==> flow/design.v <==
localparam  [31: 0] NOP        = 32'h0000_0013;      
localparam  [ 6: 0] LUI     = 7'b0110111,         
                    JAL     = 7'b1101111,         
                    JALR    = 7'b1100111,         
                    BRANCH  = 7'b1100011,         
                    LOAD    = 7'b0000011,         
                    STORE   = 7'b0100011,         
                    ARITHI  = 7'b0010011,         
                    ARITHR  = 7'b0110011;         
localparam  [ 2: 0] BEQ     = 3'b000,
                    BNE     = 3'b001,
                    BLT     = 3'b100,
                    BGE     = 3'b101,
                    BLTU    = 3'b110,
                    BGEU    = 3'b111;
localparam  [ 2: 0] LB      = 3'b000,
                    LH      = 3'b001,
                    LW      = 3'b010,
                    LBU     = 3'b100,
                    LHU     = 3'b101;
localparam  [ 2: 0] SB      = 3'b000,
                    SH      = 3'b001,
                    SW      = 3'b010;
localparam  [ 2: 0] ADD     = 3'b000,     
                    SLL     = 3'b001,
                    SLT     = 3'b010,
                    SLTU    = 3'b011,
                    XOR     = 3'b100,
                    SR      = 3'b101,     
                    OR      = 3'b110,
                    AND     = 3'b111;
`timescale 1ns/1ps
module execute
#(
	parameter [31:0] RESET = 32'h0000_0000
)
(
	input clk,
	input reset,
	input  [31:0] reg_rdata1,
	input  [31:0] reg_rdata2,
	input  [31:0] execute_imm,
	input  [31:0] pc,
	input  [31:0] fetch_pc,
	input     	immediate_sel,
	input     	mem_write,
	input     	jal,
	input     	jalr,
	input     	lui,
	input     	alu,
	input     	branch,
	input     	arithsubtype,
	input     	mem_to_reg,
	input     	stall_read,
	input  [4:0]  dest_reg_sel,
	input  [2:0]  alu_op,
	input  [1:0]  dmem_raddr,
	input     	wb_branch_i,
	input     	wb_branch_nxt_i,
	output [31:0] alu_operand1,
	output [31:0] alu_operand2,
	output [31:0] write_address,
	output    	branch_stall,
	output reg [31:0] next_pc,
	output reg    	branch_taken,
	output [31:0] wb_result,
	output    	wb_mem_write,
	output    	wb_alu_to_reg,
	output [4:0]  wb_dest_reg_sel,
	output    	wb_branch,
	output    	wb_branch_nxt,
	output    	wb_mem_to_reg,
	output [1:0]  wb_read_address,
	output [2:0]  mem_alu_operation
);
localparam  [31: 0] NOP        = 32'h0000_0013;      
localparam  [ 6: 0] LUI     = 7'b0110111,         
                    JAL     = 7'b1101111,         
                    JALR    = 7'b1100111,         
                    BRANCH  = 7'b1100011,         
                    LOAD    = 7'b0000011,         
                    STORE   = 7'b0100011,         
                    ARITHI  = 7'b0010011,         
                    ARITHR  = 7'b0110011;         
localparam  [ 2: 0] BEQ     = 3'b000,
                    BNE     = 3'b001,
                    BLT     = 3'b100,
                    BGE     = 3'b101,
                    BLTU    = 3'b110,
                    BGEU    = 3'b111;
localparam  [ 2: 0] LB      = 3'b000,
                    LH      = 3'b001,
                    LW      = 3'b010,
                    LBU     = 3'b100,
                    LHU     = 3'b101;
localparam  [ 2: 0] SB      = 3'b000,
                    SH      = 3'b001,
                    SW      = 3'b010;
localparam  [ 2: 0] ADD     = 3'b000,     
                    SLL     = 3'b001,
                    SLT     = 3'b010,
                    SLTU    = 3'b011,
                    XOR     = 3'b100,
                    SR      = 3'b101,     
                    OR      = 3'b110,
                    AND     = 3'b111;
reg  [31:0] ex_result;
wire [32:0] ex_result_subs;
wire [32:0] ex_result_subu;
wire [31:0] ex_result_sra = $signed(alu_operand1) >>> alu_operand2[4:0];
assign alu_operand1 = reg_rdata1;
assign alu_operand2 = immediate_sel ? execute_imm : reg_rdata2;  
assign ex_result_subs =
	{alu_operand1[31], alu_operand1} -
	{alu_operand2[31], alu_operand2};
assign ex_result_subu = $unsigned(alu_operand1) - $unsigned(alu_operand2);
assign write_address = alu_operand1 + execute_imm;
assign branch_stall  = wb_branch_nxt_i || wb_branch_i;
always @(*) begin
	next_pc  	= fetch_pc + 4;
	branch_taken = !branch_stall;
	case (1'b1)
    	jal  : next_pc = pc + execute_imm;
    	jalr : next_pc = alu_operand1 + execute_imm;
    	branch: begin
        	case (alu_op)
            	BEQ:  begin
                	next_pc = (ex_result_subs == 0)
                          	? pc + execute_imm
                          	: fetch_pc + 4;
                	if (ex_result_subs != 0)
                    	branch_taken = 1'b0;
            	end
            	BNE:  begin
					next_pc = (ex_result_subs != 0)
                          	? pc + execute_imm
                          	: fetch_pc + 4;
					if (ex_result_subs == 0)
                    	branch_taken = 1'b0;
            	end
            	BLT:  begin
                	next_pc = ex_result_subs[32]
                          	? pc + execute_imm
                          	: fetch_pc + 4;
                	if (!ex_result_subs[32])
                    	branch_taken = 1'b0;
            	end
            	BGE:  begin
                	next_pc = !ex_result_subs[32]
                          	? pc + execute_imm
                          	: fetch_pc + 4;
                	if (ex_result_subs[32])
                    	branch_taken = 1'b0;
            	end
            	BLTU: begin
                	next_pc = ex_result_subu[32]
                          	? pc + execute_imm
                          	: fetch_pc + 4;
                	if (!ex_result_subu[32])
                    	branch_taken = 1'b0;
            	end
            	BGEU: begin
                	next_pc = !ex_result_subu[32]
                          	? pc + execute_imm
                          	: fetch_pc + 4;
                	if (ex_result_subu[32])
                    	branch_taken = 1'b0;
            	end
            	default: next_pc = fetch_pc;  
        	endcase
    	end
    	default: begin     	 
        	next_pc  	= fetch_pc + 4;
        	branch_taken = 1'b0;
    	end
	endcase
end
always @(*) begin
	case (1'b1)
    	mem_write: ex_result = alu_operand2;
    	jal,
    	jalr:  	ex_result = pc + 4;
    	lui:   	ex_result = execute_imm;
    	alu: begin
        	case (alu_op)
            	ADD : ex_result =
                  	arithsubtype
                  	? alu_operand1 - alu_operand2
                  	: alu_operand1 + alu_operand2;
            	SLL : ex_result = alu_operand1 << alu_operand2[4:0];  
            	SLT : ex_result = ex_result_subs[32];
				SLTU: ex_result = ($unsigned(alu_operand1) < $unsigned(alu_operand2)) ? 1 : 0;  
            	XOR : ex_result = alu_operand1 ^ alu_operand2;
            	SR  : ex_result =
                  	arithsubtype
                  	? ex_result_sra
                  	: alu_operand1 >> alu_operand2[4:0];
            	OR  : ex_result = alu_operand1 | alu_operand2;
            	AND : ex_result = alu_operand1 & alu_operand2;
            	default: ex_result = 'hx;
        	endcase
    	end
    	default: ex_result = 'hx;
	endcase
end
ex_mem_wb_reg u_ex_mem_wb (
	.clk        	(clk),
	.reset_n    	(reset),
	.stall_n    	(stall_read),
	.ex_result  	(ex_result),
	.mem_write  	(mem_write && !branch_stall),
	.alu_to_reg 	(alu | lui | jal |
                  	jalr | mem_to_reg),
	.dest_reg_sel   (dest_reg_sel),
	.branch_taken   (branch_taken),
	.mem_to_reg 	(mem_to_reg),
	.read_address   (dmem_raddr),
	.alu_operation  (alu_op),
	.ex_mem_result    	(wb_result),
	.ex_mem_mem_write 	(wb_mem_write),
	.ex_mem_alu_to_reg	(wb_alu_to_reg),
	.ex_mem_dest_reg_sel  (wb_dest_reg_sel),
	.ex_mem_branch    	(wb_branch),
	.ex_mem_branch_nxt	(wb_branch_nxt),
	.ex_mem_mem_to_reg	(wb_mem_to_reg),
	.ex_mem_read_address  (wb_read_address),
	.ex_mem_alu_operation (mem_alu_operation)
);
endmodule
module ex_mem_wb_reg (
	input     	clk,
	input     	reset_n,
	input     	stall_n,
	input  [31:0] ex_result,
	input     	mem_write,
	input     	alu_to_reg,
	input  [4:0]  dest_reg_sel,
	input     	branch_taken,
	input     	mem_to_reg,
	input  [1:0]  read_address,
	input  [2:0]  alu_operation,
	output reg [31:0] ex_mem_result,
	output reg    	ex_mem_mem_write,
	output reg    	ex_mem_alu_to_reg,
	output reg [4:0]  ex_mem_dest_reg_sel,
	output reg    	ex_mem_branch,
	output reg    	ex_mem_branch_nxt,
	output reg    	ex_mem_mem_to_reg,
	output reg [1:0]  ex_mem_read_address,
	output reg [2:0]  ex_mem_alu_operation
);
always @(posedge clk or negedge reset_n) begin
	if (!reset_n) begin
    	ex_mem_result     	<= 32'h0;
    	ex_mem_mem_write  	<= 1'b0;
    	ex_mem_alu_to_reg 	<= 1'b0;
    	ex_mem_dest_reg_sel   <= 5'h0;
    	ex_mem_branch     	<= 1'b0;
    	ex_mem_branch_nxt 	<= 1'b0;
    	ex_mem_mem_to_reg 	<= 1'b0;
    	ex_mem_read_address   <= 2'h0;
    	ex_mem_alu_operation  <= 3'h0;
	end
	else if (!stall_n) begin
    	ex_mem_result     	<= ex_result;
    	ex_mem_mem_write  	<= mem_write;
    	ex_mem_alu_to_reg 	<= alu_to_reg;
    	ex_mem_dest_reg_sel   <= dest_reg_sel;
    	ex_mem_branch     	<= branch_taken;
    	ex_mem_branch_nxt 	<= ex_mem_branch;   
    	ex_mem_mem_to_reg 	<= mem_to_reg;
    	ex_mem_read_address   <= read_address;
    	ex_mem_alu_operation  <= alu_operation;
	end
end
endmodule
; ---- Tool chain data of execute
; Tool output for the design above before and after an edit, in the order of the flow.
; Lines under "orig" count in the file above, lines under "edited" in the edited file.
; "delta" is "edited" less "orig", of the values as shown; "change_rel_pct" is that difference over "orig", in percent.
; Library cell names are shortened.
; Not given: --
[design]
design = execute
clk_port = clk
library = sky130hd
corner = tt_025C_1v80

; ---- The edit
; Unified diff, file above to edited file.
; This change comes from a script, not from a designer. The edited design behaves differently; no optimisation was intended.
; begin of diff
@@ -204,4 +204,7 @@
 	endcase
 end
+wire [1:0] wb_read_address_p, wb_read_address_n;
+wire wb_alu_to_reg_p, wb_alu_to_reg_n;
+wire [2:0] mem_alu_operation_p, mem_alu_operation_n;
 ex_mem_wb_reg u_ex_mem_wb (
 	.clk        	(clk),
@@ -219,12 +222,21 @@
 	.ex_mem_result    	(wb_result),
 	.ex_mem_mem_write 	(wb_mem_write),
-	.ex_mem_alu_to_reg	(wb_alu_to_reg),
+	.ex_mem_alu_to_reg	(wb_alu_to_reg_p),
 	.ex_mem_dest_reg_sel  (wb_dest_reg_sel),
 	.ex_mem_branch    	(wb_branch),
 	.ex_mem_branch_nxt	(wb_branch_nxt),
 	.ex_mem_mem_to_reg	(wb_mem_to_reg),
-	.ex_mem_read_address  (wb_read_address),
-	.ex_mem_alu_operation (mem_alu_operation)
+	.ex_mem_read_address  (wb_read_address_p),
+	.ex_mem_alu_operation (mem_alu_operation_p)
 );
+ex_mem_wb_reg u_ex_mem_wb_alt (.clk(clk), .reset_n(reset), .stall_n(stall_read),
+    .ex_result(ex_result), .mem_write(mem_write && !branch_stall),
+    .alu_to_reg(alu | lui | jal | jalr | mem_to_reg), .dest_reg_sel(~dest_reg_sel),
+    .branch_taken(branch_taken), .mem_to_reg(mem_to_reg), .read_address(dmem_raddr),
+    .alu_operation(alu_op), .ex_mem_alu_to_reg(wb_alu_to_reg_n),
+    .ex_mem_read_address(wb_read_address_n), .ex_mem_alu_operation(mem_alu_operation_n));
+assign wb_read_address = wb_read_address_p ^ wb_read_address_n;
+assign wb_alu_to_reg = wb_alu_to_reg_p ^ wb_alu_to_reg_n;
+assign mem_alu_operation = mem_alu_operation_p ^ mem_alu_operation_n;
 endmodule
 module ex_mem_wb_reg (
; end of diff

; ---- Elaborated design
; Yosys after proc, flatten, opt, wreduce and memory -nomap, before mapping. Memory bits, and registers merged into a memory's read port (data or address), are not among the register bits. Print and check cells are not counted.
[classes]
columns = element, orig, edited, delta, change_rel_pct
row1 = add_sub_neg, 8, 8, 0, 0.00
row2 = mul, 0, 0, 0, --
row3 = div_mod_pow, 0, 0, 0, --
row4 = cmp, 1, 1, 0, 0.00
row5 = n_eq, 7, 7, 0, 0.00
row6 = n_shift, 3, 3, 0, 0.00
row7 = n_mux, 29, 29, 0, 0.00
row8 = n_logic, 7, 5, -2, -28.57
row9 = reduce_and_logical, 7, 7, 0, 0.00
[ops]
columns = operator, orig, edited, delta, change_rel_pct
row1 = 1-bit bitwise OR, 4, 0, -4, -100.00
row2 = 2-bit XOR, 0, 1, 1, --
row3 = 3-bit XOR, 0, 1, 1, --
row4 = 32-bit two-way mux, 16, 16, 0, 0.00
row5 = 1-bit two-way mux, 10, 10, 0, 0.00
row6 = 3-bit equality test (second input constant), 4, 4, 0, 0.00
row7 = 32-bit adder, 3, 3, 0, 0.00
row8 = 32-bit by 3-bit adder with 32-bit output (second input constant), 2, 2, 0, 0.00
row9 = 3-bit by 2-bit equality test with 1-bit output (second input constant), 2, 2, 0, 0.00
row10 = 32-bit by 32-bit subtractor with 33-bit output, 2, 2, 0, 0.00
row11 = 32-bit bitwise AND, 1, 1, 0, 0.00
row12 = 3-bit by 1-bit equality test with 1-bit output (second input constant), 1, 1, 0, 0.00
row13 = 1-bit logical AND, 1, 1, 0, 0.00
row14 = 1-bit zero test, 1, 1, 0, 0.00
row15 = 3-bit zero test, 1, 1, 0, 0.00
row16 = 33-bit zero test, 1, 1, 0, 0.00
row17 = 1-bit logical OR, 1, 1, 0, 0.00
row18 = 32-bit < comparator, 1, 1, 0, 0.00
row19 = 32-bit bitwise OR, 1, 1, 0, 0.00
row20 = 1-bit case mux with 6-bit select, 1, 1, 0, 0.00
row21 = 32-bit case mux with 6-bit select, 1, 1, 0, 0.00
row22 = 32-bit case mux with 8-bit select, 1, 1, 0, 0.00
row23 = 33-bit nonzero test, 1, 1, 0, 0.00
row24 = 2-bit OR reduction, 1, 1, 0, 0.00
row25 = 32-bit by 5-bit << shifter with 32-bit output, 1, 1, 0, 0.00
row26 = 32-bit by 5-bit right shift with 32-bit output, 1, 1, 0, 0.00
row27 = 32-bit by 5-bit >>> shifter with 32-bit output, 1, 1, 0, 0.00
row28 = 32-bit subtractor, 1, 1, 0, 0.00
row29 = 32-bit XOR, 1, 1, 0, 0.00
[word_totals]
columns = element, orig, edited, delta, change_rel_pct
row1 = register_bits, 47, 46, -1, -2.13
row2 = latch_bits, 0, 0, 0, --
row3 = mem_bits_rw, 0, 0, 0, --
row4 = rom_bits, 0, 0, 0, --
row5 = clocked_rd_ports_x_width, 0, 0, 0, --
row6 = memories, 0, 0, 0, --
row7 = in_bits, 184, 184, 0, 0.00
row8 = out_inout_bits, 177, 177, 0, 0.00
row9 = elab_cells, 71, 68, -3, -4.23

; ---- Longest topological paths
; Depth = most cells in a row (Yosys ltp): at word level without a register or memory, in the mapped netlist without a sequential cell, where the memories' decode and read muxes count.
[logic_depth]
columns = element, orig, edited, delta, change_rel_pct
row1 = word_depth, 8, 8, 0, 0.00
row2 = abc_area, 0, 0, --, --
row3 = mapped_depth, 23, 22, -1, -4.35
row4 = mapped_depth_nobuf, 18, 19, 1, 5.56

; ---- Synthesis result
; Yosys stat after the flow's synthesis: flattened, memories mapped to cells. It holds for the ABC_AREA given above (unset counts as 0); a run with the other value may have another netlist.
[by_type]
columns = cell, orig, edited, delta, change_rel_pct
row1 = a21oi_1, 292, 246, -46, -15.75
row2 = xor2_1, 42, 68, 26, 61.90
row3 = o211ai_1, 70, 46, -24, -34.29
row4 = a211oi_1, 36, 56, 20, 55.56
row5 = mux4_2, 25, 5, -20, -80.00
row6 = mux2i_1, 90, 108, 18, 20.00
row7 = o31ai_1, 28, 11, -17, -60.71
row8 = o21ai_0, 215, 230, 15, 6.98
row9 = nor3_1, 41, 55, 14, 34.15
row10 = nor2_1, 271, 259, -12, -4.43
row11 = clkbuf_1, 123, 135, 12, 9.76
row12 = a31oi_1, 33, 45, 12, 36.36
row13 = inv_1, 123, 113, -10, -8.13
row14 = and3_1, 34, 44, 10, 29.41
row15 = buf_1, 23, 14, -9, -39.13
row16 = nand4_1, 18, 27, 9, 50.00
row17 = xnor2_1, 93, 85, -8, -8.60
row18 = buf_4, 32, 40, 8, 25.00
; The list need not be complete.
[mapped]
columns = element, orig, edited, delta, change_rel_pct
row1 = cells, 2640, 2615, -25, -0.95
row2 = mapped_area_um2, 17982.2, 17516.8, -465.4, -2.59
row3 = sequential_area_um2, 1176.1, 1026.0, -150.1, -12.76
row4 = flip_flops, 47, 41, -6, -12.77
; The figures by module come from a second, unflattened synthesis with its own total; it is not the netlist above.
[hier_totals]
columns = element, orig, edited, delta, change_rel_pct
row1 = hier_cells, 2600, 2695, 95, 3.65
row2 = area_unflattened_um2, 17952.2, 19821.5, 1869.3, 10.41
; Rows give one instance, submodules left out.
[modules_orig]
columns = mod, instances, cells, mod_area_um2, seq_area_um2
row1 = execute, 1, 2501, 16084.2, 0.0
row2 = ex_mem_wb_reg, 1, 99, 1868.0, 1176.1
[modules_edited]
columns = mod, instances, cells, mod_area_um2, seq_area_um2
row1 = execute, 1, 2497, 16085.4, 0.0
row2 = ex_mem_wb_reg, 2, 99, 1868.0, 1176.1

; ---- Path before layout
; Source: OpenSTA report_checks on the synthesized netlist (no wires, ideal clock, input and output delay 20% of the period each), path of least setup slack; recovery checks are left aside. Register names are those of the netlist, which keeps one name where synthesis merged equal registers.
[synth_path]
columns = element, orig, edited, delta, change_rel_pct
row1 = path_kind, input to output, input to output, --, --
row2 = from, input immediate_sel, input immediate_sel, --, --
row3 = to, output next_pc[7], output next_pc[31], --, --
row4 = tclk_ns, 12.0, 12.0, 0.0, 0.00
row5 = output_delay_ns, 2.400, 2.400, 0.000, 0.00
row6 = t_first_pin_ns, 2.400, 2.400, 0.000, 0.00
row7 = arrival_time_ns, 7.721, 7.916, 0.195, 2.53
row8 = required_time_ns, 9.600, 9.600, 0.000, 0.00
row9 = slack_ns, 1.879, 1.684, -0.195, --
row10 = delay_ns, 5.321, 5.516, 0.195, 3.66
row11 = path_stages, 22, 22, 0, 0.00
row12 = path_buffers, 6, 6, 0, 0.00
row13 = synth_period_reached_ns, 10.121, 10.316, 0.195, 1.93
; "delay_ns" = arrival - input delay + setup time.
; A path that ends at an output port has no setup time.
; "path_stages" counts driving pins, that of a launching flip-flop among them; a cell with two outputs on the path counts twice.
; "synth_period_reached_ns" is the clock period less the worst setup slack; recovery checks do not enter. This is arithmetic on one report: input and output delays are still those of the set period (20% each).
; The rows between start and end are the longest chain of elaborated cells between them; the timing report does not say that the signal goes this way. Where chains are equally long, one stands for them.
; Each line given opens the expression or statement behind the cell; cells for indexed reads and writes are added by Yosys, which also makes memories of some case tables.
[synth_between_orig]
cell_sequence = buf_2 mux2i_1 inv_1 clkbuf_1 clkbuf_1 clkbuf_1 buf_1 ha_1 fa_1 o21bai_2 a211oi_4 o21ai_4 a2111oi_4 nor3_1 a311o_1 nor4_1 and4b_1 mux2_2 o21ai_2 buf_2 a21oi_1 o311ai_1
elab_chain_cells = 8
cells_between = 15
cone_classes = add/sub: 2; mux: 11; reduce/logical: 2
[synth_rtl_orig]
columns = element, line_no
row1 = start: declaration, 45  ; input immediate_sel,
row2 = 32-bit two-way mux, 112  ; assign alu_operand2 = immediate_sel ? execute_imm : reg_rdata2;
row3 = 32-bit by 32-bit subtractor with 33-bit output, 114  ; {alu_operand1[31], alu_operand1} -
row4 = 33-bit nonzero test, 135  ; next_pc = (ex_result_subs != 0)
row5 = 32-bit two-way mux, 135
row6 = 32-bit case mux with 6-bit select, 126  ; case (alu_op)
row7 = 32-bit two-way mux x3, 122  ; case (1'b1)
row8 = end: declaration, 64  ; output reg [31:0] next_pc,
[synth_between_edited]
cell_sequence = clkbuf_1 mux2i_1 clkbuf_1 clkbuf_1 buf_1 ha_1 buf_2 o21bai_1 a211oi_1 a21oi_2 a21oi_1 and2_1 or4b_1 nor3_2 nand4_1 or4b_4 mux2i_4 nand2_4 buf_6 o41ai_2 a21oi_1 a211oi_2
elab_chain_cells = 8
cells_between = 15
cone_classes = add/sub: 2; mux: 11; reduce/logical: 2
[synth_rtl_edited]
columns = element, line_no
row1 = start: declaration, 45  ; input immediate_sel,
row2 = 32-bit two-way mux, 112  ; assign alu_operand2 = immediate_sel ? execute_imm : reg_rdata2;
row3 = 32-bit by 32-bit subtractor with 33-bit output, 114  ; {alu_operand1[31], alu_operand1} -
row4 = 33-bit nonzero test, 135  ; next_pc = (ex_result_subs != 0)
row5 = 32-bit two-way mux, 135
row6 = 32-bit case mux with 6-bit select, 126  ; case (alu_op)
row7 = 32-bit two-way mux x3, 122  ; case (1'b1)
row8 = end: declaration, 64  ; output reg [31:0] next_pc,

; ---- Timing after layout
; Path of least setup slack in the final report of each run of pair A (OpenROAD, finished layout, wires in). Where an end is a register, its clock arrival counts in the times.
[layout_path]
columns = element, orig, edited, delta, change_rel_pct
row1 = path_kind, input to output, input to output, --, --
row2 = from, input immediate_sel, input execute_imm[0], --, --
row3 = to, output next_pc[26], output next_pc[12], --, --
row4 = tclk_ns, 11.5, 11.5, 0.0, 0.00
row5 = output_delay_ns, 2.30, 2.30, 0.00, 0.00
row6 = t_first_pin_ns, 2.30, 2.30, 0.00, 0.00
row7 = arrival_time_ns, 8.81, 8.78, -0.03, -0.34
row8 = required_time_ns, 9.20, 9.20, 0.00, 0.00
row9 = slack_ns, 0.39, 0.42, 0.03, --
row10 = path_stages, 17, 21, 4, 23.53
row11 = path_buffers, 3, 4, 1, 33.33
; The rows between start and end are the longest chain of elaborated cells between them; the timing report does not say that the signal goes this way. Where chains are equally long, one stands for them.
[layout_between_orig]
cell_sequence = buf_2 mux2i_1 ha_1 nor2b_1 o21ai_0 o211ai_1 o21ai_2 nor3b_1 o21a_1 o211ai_1 nor4_4 and3_4 xor2_2 a211oi_1 a2111oi_0 buf_4 clkdlybuf4s50_1
elab_chain_cells = 8
cells_between = 15
cone_classes = add/sub: 2; mux: 11; reduce/logical: 2
[layout_rtl_orig]
columns = element, line_no
row1 = start: declaration, 45  ; input immediate_sel,
row2 = 32-bit two-way mux, 112  ; assign alu_operand2 = immediate_sel ? execute_imm : reg_rdata2;
row3 = 32-bit by 32-bit subtractor with 33-bit output, 114  ; {alu_operand1[31], alu_operand1} -
row4 = 33-bit nonzero test, 135  ; next_pc = (ex_result_subs != 0)
row5 = 32-bit two-way mux, 135
row6 = 32-bit case mux with 6-bit select, 126  ; case (alu_op)
row7 = 32-bit two-way mux x3, 122  ; case (1'b1)
row8 = end: declaration, 64  ; output reg [31:0] next_pc,
[layout_between_edited]
cell_sequence = clkdlybuf4s50_1 mux2i_4 inv_2 ha_1 fa_1 xor2_1 a2111oi_1 buf_4 o21ai_0 a311oi_1 nand2_1 a2111oi_0 buf_4 and4_1 nand4_1 or4b_4 mux2i_2 a21oi_1 a21oi_1 o21ai_0 clkdlybuf4s50_1
elab_chain_cells = 8
cells_between = 17
cone_classes = add/sub: 4; mux: 11; reduce/logical: 2
[layout_rtl_edited]
columns = element, line_no
row1 = start: declaration, 42  ; input [31:0] execute_imm,
row2 = 32-bit two-way mux, 112  ; assign alu_operand2 = immediate_sel ? execute_imm : reg_rdata2;
row3 = 32-bit by 32-bit subtractor with 33-bit output, 114  ; {alu_operand1[31], alu_operand1} -
row4 = 33-bit nonzero test, 135  ; next_pc = (ex_result_subs != 0)
row5 = 32-bit two-way mux, 135
row6 = 32-bit case mux with 6-bit select, 126  ; case (alu_op)
row7 = 32-bit two-way mux x3, 122  ; case (1'b1)
row8 = end: declaration, 64  ; output reg [31:0] next_pc,

; ---- Measured runs
; Both versions went through the flow (Yosys, OpenROAD) with the same settings in each pair. Constraints: input delay and output delay 20% of the set period each, output load 0.01 pF.
[flow_settings_pair_A]
CORE_UTILIZATION = 40
period_ns = 11.5
CAP_MARGIN = 20
CORE_MARGIN = 2
SLEW_MARGIN = 20
[results_pair_A]
columns = element, orig, edited, delta, change_rel_pct
row1 = ys_area_um2, 17982.2, 17516.8, -465.4, -2.59
row2 = dieArea_um2, 46666.8, 45482.0, -1184.8, -2.54
row3 = finalUtil_frac, 0.509, 0.511, 0.002, --
row4 = setup_worst_slack_ns, 0.388, 0.421, 0.033, --
row5 = setupTns_ns, 0.000, 0.000, 0.000, --
row6 = holdWs_ns, 0.495, 0.485, -0.010, --
row7 = period_reached_ns, 11.112, 11.079, -0.033, -0.30
[flow_settings_pair_B]
CAP_MARGIN = 0
CORE_UTILIZATION = 39
CTS_CLUSTER_SIZE = 72
GPL_ROUTABILITY_DRIVEN = 1
PLACE_DENSITY_LB_ADDON = 0.28
SLEW_MARGIN = 30
TNS_END_PERCENT = 85
period_ns = 11.1
CORE_MARGIN = 2
[results_pair_B]
columns = element, orig, edited, delta, change_rel_pct
row1 = ys_area_um2, 17982.2, 17516.8, -465.4, -2.59
row2 = dieArea_um2, 47842.8, 46625.8, -1217.0, -2.54
row3 = finalUtil_frac, 0.498, 0.503, 0.005, --
row4 = setup_worst_slack_ns, 0.179, -0.099, -0.278, --
row5 = setupTns_ns, 0.000, -0.205, -0.205, --
row6 = holdWs_ns, 0.497, 0.491, -0.006, --
row7 = period_reached_ns, 10.921, 11.199, 0.278, 2.55
; By "period_reached_ns" is meant the clock period of the run minus its worst setup slack. This is arithmetic on one report: input and output delays are still those of the set period (20% each).
